==> flow/design.v <==
module AMBA_APB(
  input logic pclk,
  input logic prst_n,
  input logic [4:0] paddr,
  input logic pselx,
  input logic penable,
  input logic pwrite,
  input logic [31:0] pwdata,
  output logic pready,
  output logic [31:0] prdata
);
  reg [31:0] mem[31:0];
  typedef enum {
    IDLE    = 0,
    SETUP   = 1,
    ACCESS  = 2,
    XXX     = 3
  } state_e;
  state_e state, next;
  always_ff @(posedge pclk or negedge prst_n)
    if (!prst_n)  state <= IDLE;
    else          state <= next;
  always_comb begin
    next = XXX;
    case (state)
      IDLE: begin
        if (pselx & !penable) next = SETUP;
        else                  next = IDLE;
      end
      SETUP: begin
        if (penable & pselx)  next = ACCESS;
      end
      ACCESS: begin
        if (pready)           next = IDLE;
        else                  next = ACCESS;
      end
      default: begin
        next = IDLE;
      end
    endcase
  end
  always_ff @(posedge pclk or negedge prst_n) begin
    if (!prst_n) begin
      pready <= 0;
      prdata <= 0;
    end
    else begin
      if (next == ACCESS) begin
        if (pwrite) begin
          mem[paddr] <= pwrite ? pwdata : mem[paddr];
        end
        else begin
          prdata     <= mem[paddr];
        end
        pready       <= 1;
      end
      else begin
        pready       <= 0;
      end
    end
  end
endmodule
# [Reports on AMBA_APB]
# The steps from the RTL of AMBA_APB to its reports follow in flow order.
# Line numbers count from 1 in the design file above.
# Operators carry their Yosys type and port widths (W data, S select, Z words).
# Cell names lack the library's common part.
# Not given: n/a
[inputs] design="AMBA_APB" clk_port="pclk" library="sky130hd" lib_corner="tt_025C_1v80"

# [After elaboration]
# Counts by Yosys on the flattened word-level netlist (proc, flatten, opt, wreduce). Print and check cells are left out. Cells with the same type and inputs are merged into one.
[word_totals] in_bits=42 word_cells=114 regBits=1059
[classes] reduce_logical=36 eq_ne=34 muxes=6 logic=3
[op_table] cell="$pmux W32 S32" count=1
[op_table] cell="$reduce_and A4 Y1" count=32
[op_table] cell="$eq A5 B5 Y1 const B" count=16
[op_table] cell="$eq A5 B4 Y1 const B" count=8
[op_table] cell="$logic_not A32 Y1" count=1
[op_table] cell="$eq A5 B3 Y1 const B" count=4
[op_table] cell="$eq A5 B2 Y1 const B" count=2
[op_table] cell="$pmux W2 S3" count=1
[op_table] cell="$eq A5 B1 Y1 const B" count=1
[op_table] cell="$logic_not A5 Y1" count=1
[op_table] cell="$eq A2 B2 Y1 const B" count=2
[op_table] cell="$mux W1" count=3
[op_table] cell="$and A1 B1 Y1" count=2
[op_table] cell="$eq A2 B1 Y1 const B" count=1
[op_table] cell="$reduce_and A2 Y1" count=1
[op_table] cell="$mux W2" count=1
[op_table] cell="$not A1 Y1" count=1
[op_table] cell="$logic_not A1 Y1" count=1

# [Depth]
# Depth = most cells in a row (Yosys ltp): at word level without a register or memory, in the mapped netlist without a sequential cell, where the memories' decode and read muxes count.
[logic_depth] word_depth=6 ABC_AREA=0 mapped_depth=11

# [Netlist]
# Source: synth_stat.txt of the flow (Yosys; design flattened, memories mapped). It holds for the ABC_AREA given above (unset counts as 0); a run with the other value may have another netlist.
# Totals and module areas in this step are rounded.
[types] cell="edfxtp_1" count=1024 area_total_um2=3.07E+04
[types] cell="a22oi_1" count=307 area_total_um2=2304.71
[types] cell="dfrtp_1" count=36 area_total_um2=900.864
[types] cell="and3_1" count=124 area_total_um2=775.744
[types] cell="nand4_1" count=61 area_total_um2=381.616
[types] cell="buf_2" count=60 area_total_um2=300.288
[types] cell="nand2_1" count=78 area_total_um2=292.781
[types] cell="nor3_1" count=58 area_total_um2=290.278
[types] cell="a2111oi_0" count=29 area_total_um2=253.994
[types] cell="a22o_1" count=23 area_total_um2=201.443
[types] cell="mux2i_1" count=19 area_total_um2=190.182
[types] cell="nand3_1" count=38 area_total_um2=190.182
[types] cell="clkbuf_1" count=50 area_total_um2=187.68
[types] cell="nor2_1" count=49 area_total_um2=183.926
[types] cell="o21ai_0" count=36 area_total_um2=180.173
[types] cell="a221oi_1" count=20 area_total_um2=175.168
[types] cell="a21oi_1" count=34 area_total_um2=170.163
[types] cell="nor4_1" count=27 area_total_um2=168.912
# Not listed: further types 52, cells in them 216.
[mapped] ff_cells=1061 cells=2289 seq_area_um2=31700 area_um2=39600

# [Worst setup path after synthesis]
# Path of least setup slack by OpenSTA after synthesis, without wires, with an ideal clock, recovery checks aside; 20% of the period is set as input and as output delay. Where synthesis merged equal registers, the netlist keeps one of their names.
[synth_path] kind="input-to-reg" startpoint="input port paddr[4]" endpoint="register mem[1][0]" driving_pins=4 period_ns=5.0 setup_ns=0.461 required_ns=4.539 path_slack_ns=0.478 launch_ns=1.000 arrival_ns=4.061 delay_ns=3.522 synth_period_reached_ns=4.522
# "delay_ns" is the arrival time less input delay plus setup time.
# "driving_pins": output pins that drive a net of the path, with the launching flip-flop's if there is one; two outputs of one cell count as two.
# "synth_period_reached_ns" = period - worst setup slack (recovery checks aside). The figure is calculated, with input and output delays left at 20% of the set period.
# Between the ends stands the longest chain of elaborated cells between them, by number of cells; it is not shown to be the way that was timed. Of several equally long chains one is given.
# Each line given opens the expression or statement behind the cell; cells for indexed reads and writes are added by Yosys, which also makes memories of some case tables.
[synth_between] cell_sequence="buf_4 > or3b_2 > buf_2 > nor3_1" elab_chain_len=2
[synth_lines] element="start, declared" line=4 source="input logic [4:0] paddr,"
[synth_lines] element="$eq A5 B1 Y1" line=50 source="mem[paddr] <= pwrite ? pwdata : mem[paddr];"
[synth_lines] element="$reduce_and A4 Y1"
[synth_lines] element="end, assigned" line=50
[synth_lines] element="end, declared" line=12 source="reg [31:0] mem[31:0];"

# [Path in the finished layout]
# From the final timing report of run 1: the path of least setup slack in the routed layout; clock arrival at registers is part of the times.
[layout_path] kind="input-to-reg" startpoint="input port pselx" endpoint="register mem[7][12]" path_slack_ns=0.64 period_ns=5.0 setup_ns=0.28 arrival_ns=4.78 launch_ns=1.00 driving_pins=12 required_ns=5.42
# Between the ends stands the longest chain of elaborated cells between them, by number of cells; it is not shown to be the way that was timed. Of several equally long chains one is given.
[layout_between] cell_sequence="clkdlybuf4s50_1 > a21oi_1 > nor2_1 > nor2_1 > nand3_1 > clkbuf_1 > nor3_2 > buf_6 > buf_4 > buf_6 > buf_4 > buf_4" elab_chain_len=5
[layout_lines] element="start, declared" line=5 source="input logic pselx,"
[layout_lines] element="$and A1 B1 Y1" line=31 source="if (penable & pselx)  next = ACCESS;"
[layout_lines] element="$mux W1" line=31
[layout_lines] element="$pmux W2 S3" line=25 source="case (state)"
[layout_lines] element="$eq A2 B2 Y1" line=48 source="if (next == ACCESS) begin"
[layout_lines] element="$reduce_and A4 Y1"
[layout_lines] element="end, assigned" line=50 source="mem[paddr] <= pwrite ? pwdata : mem[paddr];"
[layout_lines] element="end, declared" line=12 source="reg [31:0] mem[31:0];"

--- measured runs ---
Below are 2 stored runs of the flow (Yosys, OpenROAD; platform sky130hd) on AMBA_APB, each with its settings and what was measured, unordered. Constraints: input delay and output delay 20% of the set period each, output load 0.01 pF.
"achievedPeriod_ns" means the clock period less the worst setup slack. The figure is calculated, with input and output delays left at 20% of the set period.
"worst_path_allowed_less_slack_ns": the worst setup path's part of the clock period (all of it between registers, 20% less for each end at a port) less its slack. A launch clock that arrives late makes it longer, a capture clock that arrives late makes it shorter.
"power.total_uw": no workload was simulated; the value follows from the tool's default switching activity.
Measured values are rounded.

[flow] run 1: files
==> flow/run.sh <==
#!/bin/bash
# the make line also repeats the synthesis and layout settings of config.mk as NAME=value (left out here)
make -C /OpenROAD-flow-scripts/flow DESIGN_CONFIG=/design/flow/config.mk WORK_HOME=/design/flow/orfs CLKGATE_MAP_FILE= finish
==> flow/config.mk <==
export PLATFORM = sky130hd
export DESIGN_NAME = AMBA_APB
export DESIGN_NICKNAME = AMBA_APB
export VERILOG_FILES = /design/flow/design.v
export SDC_FILE = /design/flow/constraint.sdc
export NUM_CORES = 4
export LEC_CHECK = 0
export CAP_MARGIN = 30
export CELL_PAD_IN_SITES_DETAIL_PLACEMENT = 2
export CELL_PAD_IN_SITES_GLOBAL_PLACEMENT = 2
export CORE_ASPECT_RATIO = 0.61
export CORE_MARGIN = 10
export CORE_UTILIZATION = 36
export GPL_ROUTABILITY_DRIVEN = 0
export GPL_TIMING_DRIVEN = 0
export HOLD_SLACK_MARGIN = 0.09
export MAX_ROUTING_LAYER = met4
export MIN_ROUTING_LAYER = met1
export PLACE_DENSITY = 0.73
export SLEW_MARGIN = 30
export TNS_END_PERCENT = 100
==> flow/constraint.sdc <==
create_clock -name core_clock -period 5.0 [get_ports {pclk}]
set_input_delay 1.0000 -clock core_clock [delete_from_list [all_inputs] [get_ports {pclk}]]
set_output_delay 1.0000 -clock core_clock [all_outputs]
set_load 0.01 [all_outputs]

[flow] run 1: metrics
[metrics] yosys_chip_area_um2 = 39600
[metrics] dieArea_um2 = 124000
[metrics] finish.stdcell_area_um2 = 47500
[metrics] utilization_pct = 43.8
[metrics] worst_setup_slack_ns = 0.641
[metrics] final_setup_tns_ns = 0.000
[metrics] power.total_uw = 19300
[metrics] achievedPeriod_ns = 4.359
[metrics] worst_path_allowed_less_slack_ns = 3.36
[metrics] path_kind = input-to-reg

[flow] run 2: files
==> flow/run.sh <==
#!/bin/bash
# the make line also repeats the synthesis and layout settings of config.mk as NAME=value (left out here)
make -C /OpenROAD-flow-scripts/flow DESIGN_CONFIG=/design/flow/config.mk WORK_HOME=/design/flow/orfs CLKGATE_MAP_FILE= finish
==> flow/config.mk <==
export PLATFORM = sky130hd
export DESIGN_NAME = AMBA_APB
export DESIGN_NICKNAME = AMBA_APB
export VERILOG_FILES = /design/flow/design.v
export SDC_FILE = /design/flow/constraint.sdc
export NUM_CORES = 4
export LEC_CHECK = 0
export ABC_AREA = 0
export CAP_MARGIN = 20
export CELL_PAD_IN_SITES_DETAIL_PLACEMENT = 2
export CELL_PAD_IN_SITES_GLOBAL_PLACEMENT = 1
export CORE_ASPECT_RATIO = 0.56
export CORE_MARGIN = 6
export CORE_UTILIZATION = 64
export GPL_ROUTABILITY_DRIVEN = 1
export GPL_TIMING_DRIVEN = 0
export HOLD_SLACK_MARGIN = 0.12
export MAX_ROUTING_LAYER = met4
export MIN_ROUTING_LAYER = met2
export PLACE_DENSITY = 0.67
export SETUP_SLACK_MARGIN = -0.2
export SLEW_MARGIN = 20
export TNS_END_PERCENT = 35
==> flow/constraint.sdc <==
create_clock -name core_clock -period 2.18 [get_ports {pclk}]
set_input_delay 0.4360 -clock core_clock [delete_from_list [all_inputs] [get_ports {pclk}]]
set_output_delay 0.4360 -clock core_clock [all_outputs]
set_load 0.01 [all_outputs]

[flow] run 2: unfinished; tool error in placement
--- end ---
